==> flow/design.v <==
`timescale 1 ns / 1 ps
module ame_sobel_filter #(
    parameter LINE_DATA_BITS = 7,
    parameter COMP_DATA_BITS = 8
) (
    input logic clk_i,
    input logic rst_n_i,
    input  logic comp_init_i,
    output logic comp_done_o,
    input logic [5:0] [LINE_DATA_BITS-1:0] line_data_i,
    output logic [3:0] [3:0] [COMP_DATA_BITS-1:0] comp_data_o
);
typedef enum logic [2:0] {
    IDLE   = 3'b000,
    COMP_1 = 3'b001,
    COMP_2 = 3'b010,
    COMP_3 = 3'b011,
    COMP_4 = 3'b100,
    COMP_5 = 3'b101,
    COMP_6 = 3'b110
} state_t;
state_t ctl_sta;
logic [5:0] [1:0] [COMP_DATA_BITS-1:0] line_data;
logic [3:0] [3:0] [COMP_DATA_BITS-1:0] comp_data;
typedef enum logic {
    DATA_1 = 1'b0,
    DATA_2 = 1'b1
} comp_data_t;
generate
    for (genvar i = 0; i < 6; i++) begin: comp_block
        assign line_data[i][DATA_1] = line_data_i[i];
        assign line_data[i][DATA_2] = line_data_i[i] << 1;
    end
endgenerate
logic comp_done;
assign comp_done_o = comp_done;
assign comp_data_o = comp_data;
always_ff @(posedge clk_i or negedge rst_n_i)
begin
    if (!rst_n_i) begin
        ctl_sta <= IDLE;
        comp_done <= 'b0;
        comp_data <= 'b0;
    end else begin
        case (ctl_sta)
            IDLE:
                ctl_sta <= comp_init_i ? COMP_1 : ctl_sta;
            COMP_1:
                ctl_sta <= COMP_2;
            COMP_2:
                ctl_sta <= COMP_3;
            COMP_3:
                ctl_sta <= COMP_4;
            COMP_4:
                ctl_sta <= COMP_5;
            COMP_5:
                ctl_sta <= COMP_6;
            COMP_6:
                ctl_sta <= comp_init_i ? COMP_1 : IDLE;
            default:
                ctl_sta <= IDLE;
        endcase
        comp_done <= (ctl_sta == COMP_6);
        case (ctl_sta)
            IDLE:
                comp_data <= 'b0;
            COMP_1: begin
                comp_data[0][0] <= - line_data[0][DATA_1] - line_data[1][DATA_2] - line_data[2][DATA_1];
                comp_data[1][0] <= - line_data[1][DATA_1] - line_data[2][DATA_2] - line_data[3][DATA_1];
                comp_data[2][0] <= - line_data[2][DATA_1] - line_data[3][DATA_2] - line_data[4][DATA_1];
                comp_data[3][0] <= - line_data[3][DATA_1] - line_data[4][DATA_2] - line_data[5][DATA_1];
            end
            COMP_2: begin
                comp_data[0][1] <= - line_data[0][DATA_1] - line_data[1][DATA_2] - line_data[2][DATA_1];
                comp_data[1][1] <= - line_data[1][DATA_1] - line_data[2][DATA_2] - line_data[3][DATA_1];
                comp_data[2][1] <= - line_data[2][DATA_1] - line_data[3][DATA_2] - line_data[4][DATA_1];
                comp_data[3][1] <= - line_data[3][DATA_1] - line_data[4][DATA_2] - line_data[5][DATA_1];
            end
            COMP_3: begin
                comp_data[0][0] <= comp_data[0][0] + line_data[0][DATA_1] + line_data[1][DATA_2] + line_data[2][DATA_1];
                comp_data[1][0] <= comp_data[1][0] + line_data[1][DATA_1] + line_data[2][DATA_2] + line_data[3][DATA_1];
                comp_data[2][0] <= comp_data[2][0] + line_data[2][DATA_1] + line_data[3][DATA_2] + line_data[4][DATA_1];
                comp_data[3][0] <= comp_data[3][0] + line_data[3][DATA_1] + line_data[4][DATA_2] + line_data[5][DATA_1];
                comp_data[0][2] <= - line_data[0][DATA_1] - line_data[1][DATA_2] - line_data[2][DATA_1];
                comp_data[1][2] <= - line_data[1][DATA_1] - line_data[2][DATA_2] - line_data[3][DATA_1];
                comp_data[2][2] <= - line_data[2][DATA_1] - line_data[3][DATA_2] - line_data[4][DATA_1];
                comp_data[3][2] <= - line_data[3][DATA_1] - line_data[4][DATA_2] - line_data[5][DATA_1];
            end
            COMP_4: begin
                comp_data[0][1] <= comp_data[0][1] + line_data[0][DATA_1] + line_data[1][DATA_2] + line_data[2][DATA_1];
                comp_data[1][1] <= comp_data[1][1] + line_data[1][DATA_1] + line_data[2][DATA_2] + line_data[3][DATA_1];
                comp_data[2][1] <= comp_data[2][1] + line_data[2][DATA_1] + line_data[3][DATA_2] + line_data[4][DATA_1];
                comp_data[3][1] <= comp_data[3][1] + line_data[3][DATA_1] + line_data[4][DATA_2] + line_data[5][DATA_1];
                comp_data[0][3] <= - line_data[0][DATA_1] - line_data[1][DATA_2] - line_data[2][DATA_1];
                comp_data[1][3] <= - line_data[1][DATA_1] - line_data[2][DATA_2] - line_data[3][DATA_1];
                comp_data[2][3] <= - line_data[2][DATA_1] - line_data[3][DATA_2] - line_data[4][DATA_1];
                comp_data[3][3] <= - line_data[3][DATA_1] - line_data[4][DATA_2] - line_data[5][DATA_1];
            end
            COMP_5: begin
                comp_data[0][2] <= comp_data[0][2] + line_data[0][DATA_1] + line_data[1][DATA_2] + line_data[2][DATA_1];
                comp_data[1][2] <= comp_data[1][2] + line_data[1][DATA_1] + line_data[2][DATA_2] + line_data[3][DATA_1];
                comp_data[2][2] <= comp_data[2][2] + line_data[2][DATA_1] + line_data[3][DATA_2] + line_data[4][DATA_1];
                comp_data[3][2] <= comp_data[3][2] + line_data[3][DATA_1] + line_data[4][DATA_2] + line_data[5][DATA_1];
            end
            COMP_6: begin
                comp_data[0][3] <= comp_data[0][3] + line_data[0][DATA_1] + line_data[1][DATA_2] + line_data[2][DATA_1];
                comp_data[1][3] <= comp_data[1][3] + line_data[1][DATA_1] + line_data[2][DATA_2] + line_data[3][DATA_1];
                comp_data[2][3] <= comp_data[2][3] + line_data[2][DATA_1] + line_data[3][DATA_2] + line_data[4][DATA_1];
                comp_data[3][3] <= comp_data[3][3] + line_data[3][DATA_1] + line_data[4][DATA_2] + line_data[5][DATA_1];
            end
            default:
                comp_data <= 'b0;
        endcase
    end
end
endmodule
# From RTL to reports: ame_sobel_filter
# Tool output for the design above, in the order of the flow.
# Lines are those of the file above, counted from 1.
setup:
  design: "ame_sobel_filter"
  clock_port: "clk_i"
  lib: "sky130hd"
  pvt_corner: "tt_025C_1v80"

# Word-level counts
# Yosys after proc, flatten, opt, wreduce and memory -nomap, before mapping. Memory bits, and registers merged into a memory's read port (data or address), are not among the register bits. Print and check cells are not counted. Equal cells are merged and count once.
word_totals:
  wordCells: 97
  reg_bits: 132
  output_inout_bits: 129
op_classes:
  n_addsub: 60
  n_eq: 7
  reduce_and_logical: 5
  n_mux: 19
ops:
  columns: ["operator", "n"]
  rows:
  - ["parallel mux 8 bit (select 3 bit)", 16]
  - ["adder 8 x 7 -> 8 bit", 32]
  - ["adder 8 bit", 16]
  - ["negator 7 -> 8 bit", 4]
  - ["subtractor 8 x 7 -> 8 bit", 4]
  - ["subtractor 8 bit", 4]
  - ["parallel mux 3 bit (select 7 bit)", 1]
  - ["OR reduction 4 bit", 4]
  - ["equality test 3 bit with constant B", 3]
  - ["equality test 3 x 2 -> 1 bit with constant B", 2]
  - ["equality test 3 x 1 -> 1 bit with constant B", 1]
  - ["logical NOT 3 bit", 1]
  - ["two-way mux 3 bit", 1]
  - ["inequality test 2 bit with constant B", 1]
  - ["two-way mux 1 bit", 1]

# Depth
# Longest topological path by Yosys (ltp), each cell counted once; first at word level (registers and memories cut), then after technology mapping (sequential cells cut; the memories' decode and read muxes count).
depth:
  ltp_word: 4
  ABC_AREA: 0
  depth_mapped: 11
  depth_no_buf: 11

# Synthesis result
# Source: synth_stat.txt of the flow (Yosys; design flattened, memories mapped). It holds for the ABC_AREA given above (unset counts as 0); a run with the other value may have another netlist.
# Totals and module areas in this step are rounded.
types:
  columns: ["cell_type", "n", "type_area_um2"]
  rows:
  - ["sky130_fd_sc_hd__dfrtp_1", 135, 3378.24]
  - ["sky130_fd_sc_hd__fa_1", 158, 3.16E+03]
  - ["sky130_fd_sc_hd__ha_1", 136, 1.7E+03]
  - ["sky130_fd_sc_hd__inv_1", 242, 908.371]
  - ["sky130_fd_sc_hd__a21oi_1", 152, 760.73]
  - ["sky130_fd_sc_hd__a22oi_1", 81, 608.083]
  - ["sky130_fd_sc_hd__xnor2_1", 62, 543.021]
  - ["sky130_fd_sc_hd__nor2_1", 130, 487.968]
  - ["sky130_fd_sc_hd__a21o_1", 44, 330.317]
  - ["sky130_fd_sc_hd__a211oi_1", 34, 255.245]
  - ["sky130_fd_sc_hd__o21ai_0", 51, 255.245]
  - ["sky130_fd_sc_hd__xor2_1", 28, 245.235]
  - ["sky130_fd_sc_hd__clkbuf_1", 39, 146.39]
  - ["sky130_fd_sc_hd__a221oi_1", 13, 113.859]
  - ["sky130_fd_sc_hd__o31ai_1", 15, 112.608]
  - ["sky130_fd_sc_hd__clkbuf_8", 7, 96.342]
  - ["sky130_fd_sc_hd__a2111o_1", 8, 90.086]
  - ["sky130_fd_sc_hd__nand2_1", 22, 82.579]
# Other cell types: 27; their cells: 115.
synth_totals:
  synth_area_um2: 14200
  seq_area_um2: 3400
  mapped_cells: 1472
  buf_cells: 55
  flip_flops: 136

# Worst setup path after synthesis
# Path of least setup slack by OpenSTA after synthesis, without wires, with an ideal clock, recovery checks aside; 20% of the period is set as input and as output delay. Where synthesis merged equal registers, the netlist keeps one of their names.
synth_path:
  kind: "input port to flip-flop"
  start: "in line_data_i"
  end: "reg comp_data"
  required_time_ns: 4.858
  setup_time_ns: 0.142
  path_delay_ns: 2.772
  launch_ns: 1.000
  input_delay_ns: 1.000
  arrival_ns: 3.630
  path_stages: 11
  tclk_ns: 5.0
  setup_slack_ns: 1.228
  period_less_setup_slack_ns: 3.772
# "path_delay_ns" is the arrival time less input delay plus setup time.
# "path_stages": output pins that drive a net of the path, with the launching flip-flop's if there is one; two outputs of one cell count as two.
# "period_less_setup_slack_ns" is the clock period less the worst setup slack; recovery checks do not enter. This is arithmetic on one report: input and output delays are still those of the set period (20% each).
# Where an end lacks its bit number, it is one bit of the signal, or one of the new flip-flops if synthesis recoded a state register.
# The rows between start and end are the longest chain of elaborated cells between them; the timing report does not say that the signal goes this way. Where chains are equally long, one stands for them.
# A line is the first line of the expression or statement that the cell stems from. Yosys adds cells for indexed reads and writes and turns some case tables into memories.
# At most two assigning lines are given for a register; there are more.
synth_via:
  cell_sequence: "sky130_fd_sc_hd__inv_1 -> sky130_fd_sc_hd__fa_1 -> sky130_fd_sc_hd__inv_1 -> sky130_fd_sc_hd__fa_1 -> sky130_fd_sc_hd__ha_1 -> sky130_fd_sc_hd__fa_1 -> sky130_fd_sc_hd__a21o_1 -> sky130_fd_sc_hd__a21oi_1 -> sky130_fd_sc_hd__xnor2_1 -> sky130_fd_sc_hd__a221oi_1 -> sky130_fd_sc_hd__a32oi_1"
  elab_chain_cells: 3
  cone_cells: 5
synth_lines:
  columns: ["item", "line_no", "text"]
  rows:
  - ["from (decl)", 10, "input logic [5:0] [LINE_DATA_BITS-1:0] line_data_i,"]
  - ["adder 8 bit", 101, "comp_data[1][2] <= comp_data[1][2] + line_data[1][DATA_1] + line_data[2][DATA_2] + line_data[3][DATA_1];"]
  - ["adder 8 x 7 -> 8 bit", 101, null]
  - ["parallel mux 8 bit (select 3 bit)", 64, "case (ctl_sta)"]
  - ["to (assign)", 43, "comp_data <= 'b0;"]
  - ["to (assign)", 66, "comp_data <= 'b0;"]
  - ["to (decl)", 24, "logic [3:0] [3:0] [COMP_DATA_BITS-1:0] comp_data;"]

# Path in the finished layout
# From the final timing report of job 1: the path of least setup slack in the routed layout; clock arrival at registers is part of the times.
layout_path:
  kind: "input port to flip-flop"
  start: "in line_data_i"
  end: "reg comp_data"
  setup_slack_ns: 0.46
  required_time_ns: 4.68
  input_delay_ns: 0.86
  setup_time_ns: 0.07
  tclk_ns: 4.3
  arrival_ns: 4.22
  path_stages: 11
  launch_ns: 0.86
# Where an end lacks its bit number, it is one bit of the signal, or one of the new flip-flops if synthesis recoded a state register.
# The rows between start and end are the longest chain of elaborated cells between them; the timing report does not say that the signal goes this way. Where chains are equally long, one stands for them.
# At most two assigning lines are given for a register; there are more.
layout_via:
  cell_sequence: "sky130_fd_sc_hd__clkdlybuf4s50_1 -> sky130_fd_sc_hd__inv_1 -> sky130_fd_sc_hd__fa_2 -> sky130_fd_sc_hd__fa_1 -> sky130_fd_sc_hd__inv_1 -> sky130_fd_sc_hd__ha_1 -> sky130_fd_sc_hd__o21ai_0 -> sky130_fd_sc_hd__o21bai_2 -> sky130_fd_sc_hd__a2111o_1 -> sky130_fd_sc_hd__o211a_1 -> sky130_fd_sc_hd__a21oi_2"
  elab_chain_cells: 2
  cone_cells: 3
layout_lines:
  columns: ["item", "line_no", "text"]
  rows:
  - ["from (decl)", 10, "input logic [5:0] [LINE_DATA_BITS-1:0] line_data_i,"]
  - ["adder 8 x 7 -> 8 bit", 90, "comp_data[0][1] <= comp_data[0][1] + line_data[0][DATA_1] + line_data[1][DATA_2] + line_data[2][DATA_1];"]
  - ["parallel mux 8 bit (select 3 bit)", 64, "case (ctl_sta)"]
  - ["to (assign)", 43, "comp_data <= 'b0;"]
  - ["to (assign)", 66, "comp_data <= 'b0;"]
  - ["to (decl)", 24, "logic [3:0] [3:0] [COMP_DATA_BITS-1:0] comp_data;"]

# ame_sobel_filter through Yosys and OpenROAD on sky130hd: 3 stored runs, unordered, with their settings and measured results. The constraints put input and output delay at 20% of the set period each and load the outputs with 0.01 pF.
# "period_reached_ns" = clock period - worst setup slack. The figure is calculated, with input and output delays left at 20% of the set period.
# "worstPathTime_ns": the worst setup path's part of the clock period (all of it between registers, 20% less for each end at a port) less its slack. A launch clock that arrives late makes it longer, a capture clock that arrives late makes it shorter.
# "final_power_uw": no workload was simulated; the value follows from the tool's default switching activity.
# The results are shown rounded.
runs:
  - name: "job 1"
    settings:
      CORE_UTILIZATION: 40
      SETUP_SLACK_MARGIN: 0.43
      period_ns: 4.3
      CAP_MARGIN: 20
      CORE_MARGIN: 2
      SLEW_MARGIN: 20
    results:
      util_pct: 50.9
      worstPathTime_ns: 2.98
      worstPathKind: "input port to flip-flop"
      setup_tns_ns: 0.000
      ws_setup_ns: 0.459
      finish.stdcell_area_um2: 18000
      die_area_um2: 37100
      final_power_uw: 12700
      post_synth_area_um2: 14200
      period_reached_ns: 3.841
  - name: "job 2"
    settings:
      CORE_ASPECT_RATIO: 1.88
      CORE_UTILIZATION: 37
      CTS_CLUSTER_DIAMETER: 356
      GPL_ROUTABILITY_DRIVEN: 0
      GPL_TIMING_DRIVEN: 0
      SETUP_SLACK_MARGIN: 1.64
      SLEW_MARGIN: 20
      period_ns: 7.68
      CAP_MARGIN: 20
      CORE_MARGIN: 2
    results:
      finish.stdcell_area_um2: 17200
      final_power_uw: 6840
      die_area_um2: 40100
      util_pct: 45.4
      post_synth_area_um2: 14200
      period_reached_ns: 5.404
      worstPathTime_ns: 3.87
      worstPathKind: "input port to flip-flop"
      setup_tns_ns: 0.000
      ws_setup_ns: 2.28
  - name: "job 3"
    settings:
      CELL_PAD_IN_SITES_DETAIL_PLACEMENT: 0
      CORE_UTILIZATION: 56
      SETUP_SLACK_MARGIN: 0.93
      SLEW_MARGIN: 5
      period_ns: 3.4
      CAP_MARGIN: 20
      CORE_MARGIN: 2
    results:
      finish.stdcell_area_um2: 21100
      setup_tns_ns: 0.000
      post_synth_area_um2: 14200
      worstPathTime_ns: 2.64
      worstPathKind: "input port to flip-flop"
      util_pct: 84.2
      final_power_uw: 20000
      die_area_um2: 26700
      ws_setup_ns: 0.075
      period_reached_ns: 3.325
